==> flow/design.v <==
module adc_mul                   
(
    input  logic         clk_i,                                                
    input  logic         rst_i,                                                
    input  logic [11:0]  x_i,                                                  
    input  logic [11:0]  y_i,                                                  
    input  logic [11:0]  z_i,                                                  
    output logic [11:0]  fp_o                                                  
); 
    logic [31:0]    x_fp;                                                        
    logic [31:0]    y_fp;                                                        
    logic [31:0]    z_fp;                                                        
    logic [31:0]    mul_o_fp;                                                    
    logic [31:0]    div_o_fp;                                                    
    logic [31:0]    x_ffp;                                                       
    fixed_to_float converter1 (	
								.clk_i	    (clk_i) ,
								.rst_i	    (rst_i) ,
                                .fixed_in   (x_i)  ,
                                .float_out  (x_fp)  
                               );    
    fixed_to_float converter2 (
	 							.clk_i	    (clk_i) ,
								.rst_i	    (rst_i) ,
                                .fixed_in   (y_i)   ,
                                .float_out  (y_fp)  
                              );
    fixed_to_float converter3 (
	 							.clk_i      (clk_i) ,
								.rst_i		(rst_i) ,
                                .fixed_in   (z_i)   ,
                                .float_out  (z_fp)  
                              );
    qdiv_f div1 (
		.clk_i		    (clk_i)		    ,
		.rst_i			(rst_i)		    ,
        .a_i            (y_fp)          ,
        .b_i            (z_fp)          ,
        .result_o       (div_o_fp)
    );
    always_ff @( posedge clk_i or posedge rst_i ) begin 
        if(rst_i)begin
            x_ffp <= '0;
        end
        else  begin
            x_ffp <= x_fp;
        end
    end    
    qmul_f mul1 (
		.clk_i 	    	(clk_i)			,
		.rst_i   		(rst_i)		    ,
        .a_i            (x_ffp)         ,
        .b_i            (div_o_fp)      ,
        .result_o       (mul_o_fp)
    );
    float_to_fixed converter4 (	
								.clk_i 		    (clk_i)		     ,
								.rst_i			(rst_i)			 ,
                                .float_input    (mul_o_fp)       ,
                                .fixed_out      (fp_o)
                              );
endmodule
module fixed_to_float ( 
                            input  logic        clk_i       ,
                            input  logic        rst_i       ,
                            input  logic [11:0] fixed_in    ,                                    
                            output logic [31:0] float_out                                        
                      );
    logic [7:0]  exponent;                                                                       
    logic [22:0] mantissa;                                                                       
    logic [11:0] temp_fixed;                                                                     
    logic [4:0]  leading_zeros;                                                                  
    always_comb begin
        temp_fixed = 12'b0;         
        leading_zeros = 5'b0;
        exponent = 8'b0;
        mantissa = 23'b0;
        if (fixed_in == 12'b0) begin
            leading_zeros = 5'd12;                                                                 
        end else begin
    if (fixed_in[11:6] != 6'b000000) begin
        if (fixed_in[11:9] != 3'b000)
            leading_zeros = (fixed_in[11]) ? 5'd0 : (fixed_in[10]) ? 5'd1 : 5'd2;
        else
            leading_zeros = (fixed_in[8]) ? 5'd3 : (fixed_in[7]) ? 5'd4 : 5'd5;
    end else begin
        if (fixed_in[5:3] != 3'b000)
            leading_zeros = (fixed_in[5]) ? 5'd6 : (fixed_in[4]) ? 5'd7 : 5'd8;
        else
            leading_zeros = (fixed_in[2]) ? 5'd9 : (fixed_in[1]) ? 5'd10 : 5'd11;
    end
        end
        if (fixed_in != 0) begin
            exponent = 8'd127 + (5'd11 - leading_zeros);
            temp_fixed = fixed_in << leading_zeros;                                            
            mantissa = temp_fixed[10:0] << 23'd12;    
        end
    end
    always_ff @( posedge clk_i or posedge rst_i ) begin 
        if  (rst_i) begin
            float_out <= 32'b0;
        end
        else  begin
            float_out <=  {1'b0, exponent, mantissa};                                                   
        end
    end
endmodule
 module qdiv_f #(
    parameter I = 9,
    parameter F = 23,
    parameter bias = 8'd127
)
(
    input  logic             clk_i,
    input  logic             rst_i,
    input  logic [(I+F-1):0] a_i,                                                
    input  logic [(I+F-1):0] b_i,                                                
    output logic [(I+F-1):0] result_o                                            
);
    logic                 sign_a;
    logic   [(I-2):0]     exp_a;
    logic   [(F-1):0]     mant_a;
    logic   [F:0]         mant_a_extended;
    logic                 sign_b;
    logic   [(I-2):0]     exp_b;
    logic   [(F-1):0]     mant_b;
    logic   [F:0]         mant_b_extended;
    logic                 result_sign;
    logic   [(I-2):0]     exp_diff;
    logic   [(2*F)+1:0]   mant_quotient;                                         
    logic   [(F-1):0]     result_mant;
    logic   [(I-2):0]     result_exp;
    logic   [(I+F-1):0]   result;
    logic   [(I+F-1):0] zero_result, infinity_result, NaN;
    assign zero_result     = {result_sign, 31'b0};                               
    assign infinity_result = {result_sign, 8'b11111111, 23'b0};                  
    assign NaN             = 32'h7FC00000;                                       
    assign sign_a          = a_i[(I+F-1)];
    assign exp_a           = a_i[(I+F-2):F];
    assign mant_a          = a_i[(F-1):0];
    assign mant_a_extended = (exp_a == 0) ? {1'b0, mant_a} : {1'b1, mant_a};
    assign sign_b          = b_i[(I+F-1)];
    assign exp_b           = b_i[(I+F-2):F];
    assign mant_b          = b_i[(F-1):0];
    assign mant_b_extended = (exp_b == 0) ? {1'b0, mant_b} : {1'b1, mant_b};
    assign result_sign = sign_a ^ sign_b;
    always_comb begin
        exp_diff = '0;
        mant_quotient = '0;                                        
        result_mant = '0;
        result_exp = '0;
        if (exp_a == 0 && mant_a == 0 && exp_b == 0 && mant_b == 0) begin
            result = NaN;
        end else if (exp_a == 0 && mant_a == 0) begin
            result = zero_result;
        end else if (exp_b == 0 && mant_b == 0) begin
            result = infinity_result;
        end else if (exp_a == 8'b11111111 || exp_b == 8'b11111111) begin
            if (exp_a == 8'b11111111 && exp_b == 8'b11111111) begin
                result = NaN;                                                    
            end else begin
                result = infinity_result;                                        
            end
        end else begin
            exp_diff = exp_a - exp_b + bias;
            mant_quotient = {mant_a_extended, {(F+1){1'b0}}} / mant_b_extended;    
            if (mant_quotient[F+1]) begin
                result_mant = mant_quotient[F:1];                                
                result_exp = exp_diff;                                           
            end else begin
                result_mant = mant_quotient[F-1:0];                              
                result_exp = exp_diff - 8'd1;                                    
            end
            if (result_exp >= 8'b11111111) begin         
                result = infinity_result;                                        
            end else if (result_exp <= 0) begin     
                result = zero_result;                                            
            end else begin
                result = {result_sign, result_exp, result_mant};                 
            end
        end
    end
    always_ff @( posedge clk_i or posedge rst_i ) begin 
        if (rst_i) begin
            result_o    <=   '0;            
        end
        else begin
            result_o    <=   result;
        end
    end
endmodule
module qmul_f #(
    parameter I     = 9,                                                                                            
    parameter F     = 23,                                                                                           
    parameter bias  = 8'd127                                                                                           
)(
    input  logic             clk_i,                                                                                 
    input  logic             rst_i,
    input  logic [(I+F-1):0] a_i,                                                                                   
    input  logic [(I+F-1):0] b_i,                                                                                   
    output logic [(I+F-1):0] result_o                                                                               
);
    logic sign_a;
    logic [(I-2):0] exp_a;
    logic [(F-1):0] mant_a;
    logic [F:0]     mant_a_extended;
    logic sign_b;
    logic [(I-2):0] exp_b;
    logic [(F-1):0] mant_b;
    logic [F:0]     mant_b_extended;
    logic               result_sign;
    logic [(I-2):0]     exp_sum;                                                                                     
    logic [(F*2)+1:0]   mant_product;                                                                                
    logic [(F-1):0]     result_mant;
    logic [(I-2):0]     result_exp;
    logic [(I+F-1):0]   result;
    logic [(I+F-1):0] zero_result, infinity_result, NaN;
    assign zero_result     = {1'b0, {(I+F-1){1'b0}}};                                                                
    assign infinity_result = {1'b0, 8'b11111111, {F{1'b0}}};                                                        
    assign NaN             = {1'b0, 8'b11111111, 23'b10000000};                                                      
    assign sign_a          = a_i[(I+F-1)];
    assign exp_a           = a_i[(I+F-2):F];
    assign mant_a          = a_i[(F-1):0];
    assign mant_a_extended = (exp_a == 0) ? {1'b0, mant_a} : {1'b1, mant_a};                                         
    assign sign_b          = b_i[(I+F-1)];
    assign exp_b           = b_i[(I+F-2):F];
    assign mant_b          = b_i[(F-1):0];
    assign mant_b_extended = (exp_b == 0) ? {1'b0, mant_b} : {1'b1, mant_b};                                         
    assign result_sign = sign_a ^ sign_b;
    always_comb begin
        exp_sum = '0;
        mant_product = '0;
        result_mant = '0;
        result_exp = '0;
        if ((exp_a == 0 && mant_a == 0) || (exp_b == 0 && mant_b == 0)) begin
            result = zero_result;                                                                                    
        end 
        else if ((exp_a == 8'b11111111 && mant_a == 0) || (exp_b == 8'b11111111 && mant_b == 0)) begin
            result = infinity_result;                                                                                
        end 
        else if ((exp_a == 8'b11111111 && mant_a != 0) || (exp_b == 8'b11111111 && mant_b != 0)) begin
            result = NaN;                                                                                            
        end 
        else begin
            exp_sum = exp_a + exp_b - bias;
            mant_product = mant_a_extended * mant_b_extended;
            if (mant_product[(2*F) + 1]) begin
                result_mant = mant_product[(2*F):(F+1)];                                                               
                result_exp = exp_sum + 8'd1;                                                                            
            end 
            else begin
                result_mant = mant_product[(2*F)-1:F];                                                               
                result_exp = exp_sum;                                                                                
            end
            if (result_exp >= 8'b11111111) begin
                result = infinity_result;                                                                            
            end 
            else if (result_exp <= 0) begin
                result = zero_result;                                                                                
            end 
            else begin
                result = {result_sign, result_exp, result_mant};                                                     
            end
        end
    end
    always_ff @( posedge clk_i or posedge rst_i ) begin
        if (rst_i) 
            result_o    <=   '0;
        else
            result_o    <=   result;
    end 
endmodule
module float_to_fixed
(
    input   logic        clk_i,
    input   logic        rst_i,
    input   logic [31:0] float_input,                                                                         
    output  logic [11:0] fixed_out                                                                            
);
    logic        sign;
    logic [7:0]  exponent;
    logic [23:0] mantissa;
    logic [23:0] temp_fixed;                                                                                  
    logic [7:0]  exponent_bias;                                                                               
    logic [8:0]  actual_exponent;
    logic [11:0] fixed_output;
    always_comb begin
        actual_exponent = 9'b0;
        exponent_bias = 8'd127;
        sign        = float_input[31];                                                                      
        exponent    = float_input[30:23];
        mantissa    = {1'b1, float_input[22:0]};                                                              
        temp_fixed  = 24'b0;
        if (exponent < exponent_bias) begin
            fixed_output = 12'b0;
        end else if (exponent == 8'hFF) begin
            fixed_output = (float_input[22:0] == 23'b0) ? 12'b111111111111 : 12'b000000000000;                        
        end else begin
            actual_exponent = exponent - exponent_bias;
            if (actual_exponent < 0 && sign == 1'b1 ) begin                                                                   
                fixed_output = 12'b0;                                                                        
            end else if (actual_exponent >= 12) begin                                                        
                fixed_output    = 12'b111111111111;                                                             
            end else begin                                                                                   
                temp_fixed = mantissa >> (9'd23 - actual_exponent);                                          
                fixed_output = temp_fixed[11:0];                                                             
            end
        end
    end
    always_ff @( posedge clk_i or posedge rst_i ) begin
        if (rst_i) begin
            fixed_out     <=   12'b0;
        end
        else begin
            fixed_out     <=   fixed_output;
        end        
    end
endmodule
Tool chain data of adc_mul
Tool output for the design above, in the order of the flow. Line numbers count from 1 in the design file above. The mark - stands for no value.

Design top: adc_mul. Clock input: clk_i. Library: sky130hd. Timing corner: tt_025C_1v80.

After elaboration
Counts by Yosys on the flattened word-level netlist (proc, flatten, opt, wreduce; memories kept). Register bits leave out memories and registers merged into their read ports (data or address); mux counts leave out enables and synchronous resets folded into registers. Print and check cells are left out. Cells with the same type and inputs are merged into one.

The figure for register bits after elaboration is 200. For bits of input ports the number is 38.

Under add/sub/neg operators stands 14. Under $mul stands 1. Under div/mod/pow operators stands 1. For magnitude comparators the number is 7. The figure for eq/ne operators is 5. The entry for shift operators reads 4. The figure for multiplexer cells is 74. The figure for reduce/logical cells is 42.

Operators with widths (count): 24-bit by 24-bit multiplier with 48-bit output (1); 48-bit by 24-bit divider with 48-bit output (1); 32-bit two-way mux (10); 23-bit two-way mux (6); 5-bit two-way mux (24); 23-bit zero test (5); 8-bit two-way mux (12); 24-bit two-way mux (4); 12-bit two-way mux (5); 23-bit nonzero test (2); 8-bit == test (second input constant) (5); 12-bit by 5-bit << shifter with 11-bit output (3); 12-bit zero test (3); 12-bit nonzero test (3); 8-bit zero test (4); 31-bit two-way mux (1); 24-bit by 9-bit right shift with 12-bit output (1); 7-bit by 8-bit adder with 8-bit output (first input constant) (3); 3-bit nonzero test (6); 4-bit by 5-bit subtractor with 6-bit output (first input constant) (3); 6-bit nonzero test (3); 8-bit by 1-bit less-or-equal comparator with 1-bit output (second input constant) (2); 8-bit greater-or-equal comparator (second input constant) (2); 1-bit logical AND (12); 4-bit two-way mux (3); 5-bit by 9-bit subtractor with 9-bit output (first input constant) (1); 8-bit by 7-bit subtractor with 9-bit output (second input constant) (1); 9-bit by 1-bit < comparator with 1-bit output (second input constant) (1).

Not listed: further kinds 11, cells in them 21.

Logic depth
Yosys ltp: most cells in a row. Word level: on the elaborated netlist, between registers, memories and ports. Mapped: between sequential cells and ports; inverters and the memories' decode and read muxes count.

For depth in word-level cells the number is 15. Under ABC_AREA stands 0. The entry for mapped depth reads 575. The entry for depth with buffers taken out reads 520.

Synthesis result
Yosys stat after the flow's synthesis: flattened, memories mapped to cells. It holds for the ABC_AREA given above (unset counts as 0); a run with the other value may have another netlist. Totals and module areas in this step are rounded.

Cell types: sky130_fd_sc_hd__ha_1 (count 542, total area 6.78E+03 µm²); sky130_fd_sc_hd__fa_1 (count 223, total area 4.46E+03 µm²); sky130_fd_sc_hd__dfrtp_1 (count 146, total area 3.65E+03 µm²); sky130_fd_sc_hd__nor2_1 (count 592, total area 2.22E+03 µm²); sky130_fd_sc_hd__nand2_1 (count 567, total area 2.13E+03 µm²); sky130_fd_sc_hd__a21oi_1 (count 410, total area 2.05E+03 µm²); sky130_fd_sc_hd__xnor2_1 (count 211, total area 1.85E+03 µm²); sky130_fd_sc_hd__o21ai_0 (count 309, total area 1.55E+03 µm²); sky130_fd_sc_hd__inv_1 (count 401, total area 1.51E+03 µm²); sky130_fd_sc_hd__o21a_1 (count 177, total area 1.33E+03 µm²); sky130_fd_sc_hd__a21o_1 (count 166, total area 1.25E+03 µm²); sky130_fd_sc_hd__nor3_1 (count 230, total area 1.15E+03 µm²); sky130_fd_sc_hd__xor2_1 (count 126, total area 1.1E+03 µm²); sky130_fd_sc_hd__and2_1 (count 172, total area 1.08E+03 µm²); sky130_fd_sc_hd__mux2i_1 (count 100, total area 1000.96 µm²); sky130_fd_sc_hd__nand3_1 (count 183, total area 915.878 µm²); sky130_fd_sc_hd__mux2_2 (count 79, total area 889.603 µm²); sky130_fd_sc_hd__nand2b_1 (count 97, total area 606.832 µm²).

Other cell types: 168; their cells: 1734.

The entry for mapped cells reads 6465. For cell area after synthesis the number is 49710 µm². The entry for flip-flops reads 146.

The figures by module come from a second, unflattened synthesis with its own total; it is not the netlist above.

Under cells (unflattened synthesis) stands 11989. The figure for area (unflattened synthesis) is 87740 µm².

Rows give one instance, submodules left out.

By module: qdiv_f (times used 1, cells 8962, area 60440 µm², seq. area 800.8 µm²); qmul_f (times used 1, cells 2331, area 20370 µm², seq. area 800.8 µm²); fixed_to_float (times used 3, cells 149, area 1339 µm², seq. area 450.4 µm²); float_to_fixed (times used 1, cells 216, area 2105 µm², seq. area 300.3 µm²); adc_mul (times used 1, cells 33, area 804.5 µm², seq. area 800.8 µm²).

Worst setup path after synthesis
Source: OpenSTA report_checks on the synthesized netlist (no wires, ideal clock, input and output delay 20% of the period each), path of least setup slack; recovery checks are left aside. Register names are those of the netlist, which keeps one name where synthesis merged equal registers.

Path kind: register -> register. Start point: register converter3.float_out[12]. End point: register div1.result_o[0]. Clock period: 95.0 ns. For setup time the number is 0.124 ns. Under arrival time stands 100.466 ns. Required time: 94.876 ns. The figure for path slack is -5.589 ns. For path delay the number is 100.590 ns. The entry for driving pins on the path reads 552. Under synthesis period reached stands 100.589 ns.

"path delay" is the arrival time less input delay plus setup time. "driving pins on the path" counts driving pins, that of a launching flip-flop among them; a cell with two outputs on the path counts twice. "synthesis period reached" is the clock period less the worst setup slack; recovery checks do not enter. This is arithmetic on one report: input and output delays are still those of the set period (20% each). The rows between start and end are the longest chain of elaborated cells between them; the timing report does not say that the signal goes this way. Where chains are equally long, one stands for them. A line is the first line of the expression or statement that the cell stems from. Yosys adds cells for indexed reads and writes and turns some case tables into memories.

Cells stage by stage: sky130_fd_sc_hd__dfrtp_1 > sky130_fd_sc_hd__clkbuf_1 > sky130_fd_sc_hd__clkinv_1 > sky130_fd_sc_hd__clkbuf_1 > sky130_fd_sc_hd__clkbuf_1 > sky130_fd_sc_hd__clkbuf_1 > sky130_fd_sc_hd__ha_1 > sky130_fd_sc_hd__a21oi_1 > sky130_fd_sc_hd__ha_1 > sky130_fd_sc_hd__o21a_1 > sky130_fd_sc_hd__a211oi_1 > sky130_fd_sc_hd__o22a_1 > sky130_fd_sc_hd__ha_1 > sky130_fd_sc_hd__a21oi_1 > sky130_fd_sc_hd__a21oi_1 > sky130_fd_sc_hd__nand2_1 > sky130_fd_sc_hd__mux2_2 > sky130_fd_sc_hd__ha_1 > (+516 left out) > sky130_fd_sc_hd__o21ai_0 > sky130_fd_sc_hd__or2b_2 > sky130_fd_sc_hd__nor2_1 > sky130_fd_sc_hd__and3_4 > sky130_fd_sc_hd__nand4_1 > sky130_fd_sc_hd__buf_6 > sky130_fd_sc_hd__mux2_1 > sky130_fd_sc_hd__ha_1 > sky130_fd_sc_hd__a21o_1 > sky130_fd_sc_hd__a21o_1 > sky130_fd_sc_hd__a211oi_1 > sky130_fd_sc_hd__o21ai_0 > sky130_fd_sc_hd__nor4_1 > sky130_fd_sc_hd__nand3_1 > sky130_fd_sc_hd__nor4_1 > sky130_fd_sc_hd__o2111ai_1 > sky130_fd_sc_hd__a2111o_1 > sky130_fd_sc_hd__o31a_1. For cells in the longest elaborated chain the number is 14. For elaborated cells on any way between the ends the number is 19. Those cells by class: div: 1; compare: 2; mux: 13; reduce/logical: 3.

Ends and longest elaborated chain, post-synthesis: start, declared (RTL line 67) `output logic [31:0] float_out`; start, assigned (RTL line 101) `float_out <= 32'b0;`; start, assigned (RTL line 104) `float_out <=  {1'b0, exponent, mantissa};`; 24-bit two-way mux (RTL line 145) `assign mant_b_extended = (exp_b == 0) ? {1'b0, mant_b} : {1'b1, mant_b};`; 48-bit by 24-bit divider with 48-bit output (RTL line 166) `mant_quotient = {mant_a_extended, {(F+1){1'b0}}} / mant_b_extended;`; 8-bit two-way mux (RTL line 167) `if (mant_quotient[F+1]) begin`; 8-bit two-way mux (RTL line 158) `end else if (exp_a == 8'b11111111 || exp_b == 8'b11111111) begin`; 8-bit two-way mux (RTL line 156) `end else if (exp_b == 0 && mant_b == 0) begin`; 8-bit two-way mux (RTL line 154) `end else if (exp_a == 0 && mant_a == 0) begin`; 8-bit two-way mux (RTL line 152) `if (exp_a == 0 && mant_a == 0 && exp_b == 0 && mant_b == 0) begin`; 8-bit by 1-bit less-or-equal comparator with 1-bit output (RTL line 176) `end else if (result_exp <= 0) begin`; 31-bit two-way mux (RTL line 176); 32-bit two-way mux (RTL line 174) `if (result_exp >= 8'b11111111) begin`; 32-bit two-way mux (RTL line 158); 32-bit two-way mux (RTL line 156); 32-bit two-way mux (RTL line 154); 32-bit two-way mux (RTL line 152); end, assigned (RTL line 185) `result_o    <=   '0;`; end, assigned (RTL line 188) `result_o    <=   result;`; end, declared (RTL line 118) `output logic [(I+F-1):0] result_o`.

Worst path after layout
From the final timing report of run 1: the path of least setup slack in the routed layout; clock arrival at registers is part of the times.

Path kind: register -> register. Start point: register converter3.float_out[22]. End point: register div1.result_o[0]. Clock period: 102.0 ns. For setup time the number is 0.16 ns. Under arrival time stands 97.10 ns. Required time: 102.33 ns. The figure for path slack is 5.24 ns. The entry for driving pins on the path reads 581.

The rows between start and end are the longest chain of elaborated cells between them; the timing report does not say that the signal goes this way. Where chains are equally long, one stands for them.

Cells stage by stage: sky130_fd_sc_hd__dfrtp_1 > sky130_fd_sc_hd__buf_6 > sky130_fd_sc_hd__or4_4 > sky130_fd_sc_hd__nor3_4 > sky130_fd_sc_hd__nand2_2 > sky130_fd_sc_hd__nor2_2 > sky130_fd_sc_hd__a21oi_1 > sky130_fd_sc_hd__a21oi_1 > sky130_fd_sc_hd__ha_1 > sky130_fd_sc_hd__o21a_1 > sky130_fd_sc_hd__nor2_1 > sky130_fd_sc_hd__or4_4 > sky130_fd_sc_hd__nand2_2 > sky130_fd_sc_hd__ha_4 > sky130_fd_sc_hd__o211ai_1 > sky130_fd_sc_hd__a21oi_2 > sky130_fd_sc_hd__buf_4 > sky130_fd_sc_hd__a21o_1 > (+545 left out) > sky130_fd_sc_hd__or2b_4 > sky130_fd_sc_hd__nor2_4 > sky130_fd_sc_hd__and3_4 > sky130_fd_sc_hd__nand4_1 > sky130_fd_sc_hd__buf_6 > sky130_fd_sc_hd__buf_4 > sky130_fd_sc_hd__mux2_1 > sky130_fd_sc_hd__ha_1 > sky130_fd_sc_hd__a21o_1 > sky130_fd_sc_hd__a21o_1 > sky130_fd_sc_hd__a211oi_2 > sky130_fd_sc_hd__o21ai_2 > sky130_fd_sc_hd__nor4_2 > sky130_fd_sc_hd__nand3_1 > sky130_fd_sc_hd__nor4_2 > sky130_fd_sc_hd__o2111ai_1 > sky130_fd_sc_hd__a2111o_1 > sky130_fd_sc_hd__o31a_1. For cells in the longest elaborated chain the number is 14. For elaborated cells on any way between the ends the number is 19. Those cells by class: div: 1; compare: 2; mux: 13; reduce/logical: 3.

Ends and longest elaborated chain, after layout: start, declared (RTL line 67) `output logic [31:0] float_out`; start, assigned (RTL line 101) `float_out <= 32'b0;`; start, assigned (RTL line 104) `float_out <=  {1'b0, exponent, mantissa};`; 24-bit two-way mux (RTL line 145) `assign mant_b_extended = (exp_b == 0) ? {1'b0, mant_b} : {1'b1, mant_b};`; 48-bit by 24-bit divider with 48-bit output (RTL line 166) `mant_quotient = {mant_a_extended, {(F+1){1'b0}}} / mant_b_extended;`; 8-bit two-way mux (RTL line 167) `if (mant_quotient[F+1]) begin`; 8-bit two-way mux (RTL line 158) `end else if (exp_a == 8'b11111111 || exp_b == 8'b11111111) begin`; 8-bit two-way mux (RTL line 156) `end else if (exp_b == 0 && mant_b == 0) begin`; 8-bit two-way mux (RTL line 154) `end else if (exp_a == 0 && mant_a == 0) begin`; 8-bit two-way mux (RTL line 152) `if (exp_a == 0 && mant_a == 0 && exp_b == 0 && mant_b == 0) begin`; 8-bit by 1-bit less-or-equal comparator with 1-bit output (RTL line 176) `end else if (result_exp <= 0) begin`; 31-bit two-way mux (RTL line 176); 32-bit two-way mux (RTL line 174) `if (result_exp >= 8'b11111111) begin`; 32-bit two-way mux (RTL line 158); 32-bit two-way mux (RTL line 156); 32-bit two-way mux (RTL line 154); 32-bit two-way mux (RTL line 152); end, assigned (RTL line 185) `result_o    <=   '0;`; end, assigned (RTL line 188) `result_o    <=   result;`; end, declared (RTL line 118) `output logic [(I+F-1):0] result_o`.

Memo
Re: implementation data of adc_mul

Top module adc_mul; platform sky130hd; tools Yosys and OpenROAD; 3 stored runs in no particular order. Input and output delays are each 20% of the period that was set; the output load is 0.01 pF. "worst setup path time" = time allowed to the worst setup path (clock period - input delay - output delay, where it has them) - its slack; a late launch clock adds to it, a late capture clock takes from it. Values from the reports are rounded here.

Files of run 1:
==> flow/run.sh <==
#!/bin/bash
# the make line also repeats the synthesis and layout settings of config.mk as NAME=value (left out here)
make -C /OpenROAD-flow-scripts/flow DESIGN_CONFIG=/design/flow/config.mk WORK_HOME=/design/flow/orfs CLKGATE_MAP_FILE= finish
==> flow/config.mk <==
export PLATFORM = sky130hd
export DESIGN_NAME = adc_mul
export DESIGN_NICKNAME = adc_mul
export VERILOG_FILES = /design/flow/design.v
export SDC_FILE = /design/flow/constraint.sdc
export NUM_CORES = 4
export LEC_CHECK = 0
export CAP_MARGIN = 20
export CORE_ASPECT_RATIO = 1.98
export CORE_MARGIN = 2
export CORE_UTILIZATION = 34
export CTS_CLUSTER_SIZE = 79
export GPL_TIMING_DRIVEN = 0
export SETUP_SLACK_MARGIN = 4.18
export SLEW_MARGIN = 20
==> flow/constraint.sdc <==
create_clock -name core_clock -period 102.0 [get_ports {clk_i}]
set_input_delay 20.4000 -clock core_clock [delete_from_list [all_inputs] [get_ports {clk_i}]]
set_output_delay 20.4000 -clock core_clock [all_outputs]
set_load 0.01 [all_outputs]

Results of run 1. The synthesized cell area reads 49710 µm². The worst setup path time reads 96.76 ns. Worst setup path type: register -> register. The post-route utilization comes to 41.1%. The sum of negative setup slack stands at 0.000 ns. For the lowest hold slack the run shows 0.345 ns. The lowest setup slack is 5.238 ns. The area inside the die boundary is 149500 µm².

Files of run 2:
==> flow/run.sh <==
#!/bin/bash
# the make line also repeats the synthesis and layout settings of config.mk as NAME=value (left out here)
make -C /OpenROAD-flow-scripts/flow DESIGN_CONFIG=/design/flow/config.mk WORK_HOME=/design/flow/orfs CLKGATE_MAP_FILE= finish
==> flow/config.mk <==
export PLATFORM = sky130hd
export DESIGN_NAME = adc_mul
export DESIGN_NICKNAME = adc_mul
export VERILOG_FILES = /design/flow/design.v
export SDC_FILE = /design/flow/constraint.sdc
export NUM_CORES = 4
export LEC_CHECK = 0
export ABC_AREA = 1
export CAP_MARGIN = 20
export CORE_MARGIN = 2
export CORE_UTILIZATION = 18
export CTS_CLUSTER_DIAMETER = 127
export CTS_CLUSTER_SIZE = 16
export HOLD_SLACK_MARGIN = 0.27
export MIN_ROUTING_LAYER = met2
export SLEW_MARGIN = 20
export TNS_END_PERCENT = 30
==> flow/constraint.sdc <==
create_clock -name core_clock -period 95.0 [get_ports {clk_i}]
set_input_delay 19.0000 -clock core_clock [delete_from_list [all_inputs] [get_ports {clk_i}]]
set_output_delay 19.0000 -clock core_clock [all_outputs]
set_load 0.01 [all_outputs]

Results of run 2. The worst setup path time reads 86.00 ns. Worst setup path type: register -> register. For the lowest hold slack the run shows 0.348 ns. The synthesized cell area reads 53720 µm². The area inside the die boundary is 302900 µm². The post-route utilization comes to 19.8%. The sum of negative setup slack stands at 0.000 ns. The lowest setup slack is 9.000 ns.

Files of run 3:
==> flow/run.sh <==
#!/bin/bash
# the make line also repeats the synthesis and layout settings of config.mk as NAME=value (left out here)
make -C /OpenROAD-flow-scripts/flow DESIGN_CONFIG=/design/flow/config.mk WORK_HOME=/design/flow/orfs CLKGATE_MAP_FILE= finish
==> flow/config.mk <==
export PLATFORM = sky130hd
export DESIGN_NAME = adc_mul
export DESIGN_NICKNAME = adc_mul
export VERILOG_FILES = /design/flow/design.v
export SDC_FILE = /design/flow/constraint.sdc
export NUM_CORES = 4
export LEC_CHECK = 0
export ABC_AREA = 1
export CAP_MARGIN = 20
export CELL_PAD_IN_SITES_DETAIL_PLACEMENT = 1
export CORE_ASPECT_RATIO = 1.48
export CORE_MARGIN = 10
export CORE_UTILIZATION = 18
export GPL_ROUTABILITY_DRIVEN = 0
export GPL_TIMING_DRIVEN = 0
export PLACE_DENSITY_LB_ADDON = 0.06
export SETUP_SLACK_MARGIN = -2.0
export SLEW_MARGIN = 0
==> flow/constraint.sdc <==
create_clock -name core_clock -period 117.0 [get_ports {clk_i}]
set_input_delay 23.4000 -clock core_clock [delete_from_list [all_inputs] [get_ports {clk_i}]]
set_output_delay 23.4000 -clock core_clock [all_outputs]
set_load 0.01 [all_outputs]

Results of run 3. The synthesized cell area reads 53720 µm². The worst setup path time reads 106.64 ns. Worst setup path type: register -> register. The sum of negative setup slack stands at 0.000 ns. The post-route utilization comes to 20.2%. The lowest setup slack is 10.36 ns. For the lowest hold slack the run shows 0.349 ns. The area inside the die boundary is 321100 µm².
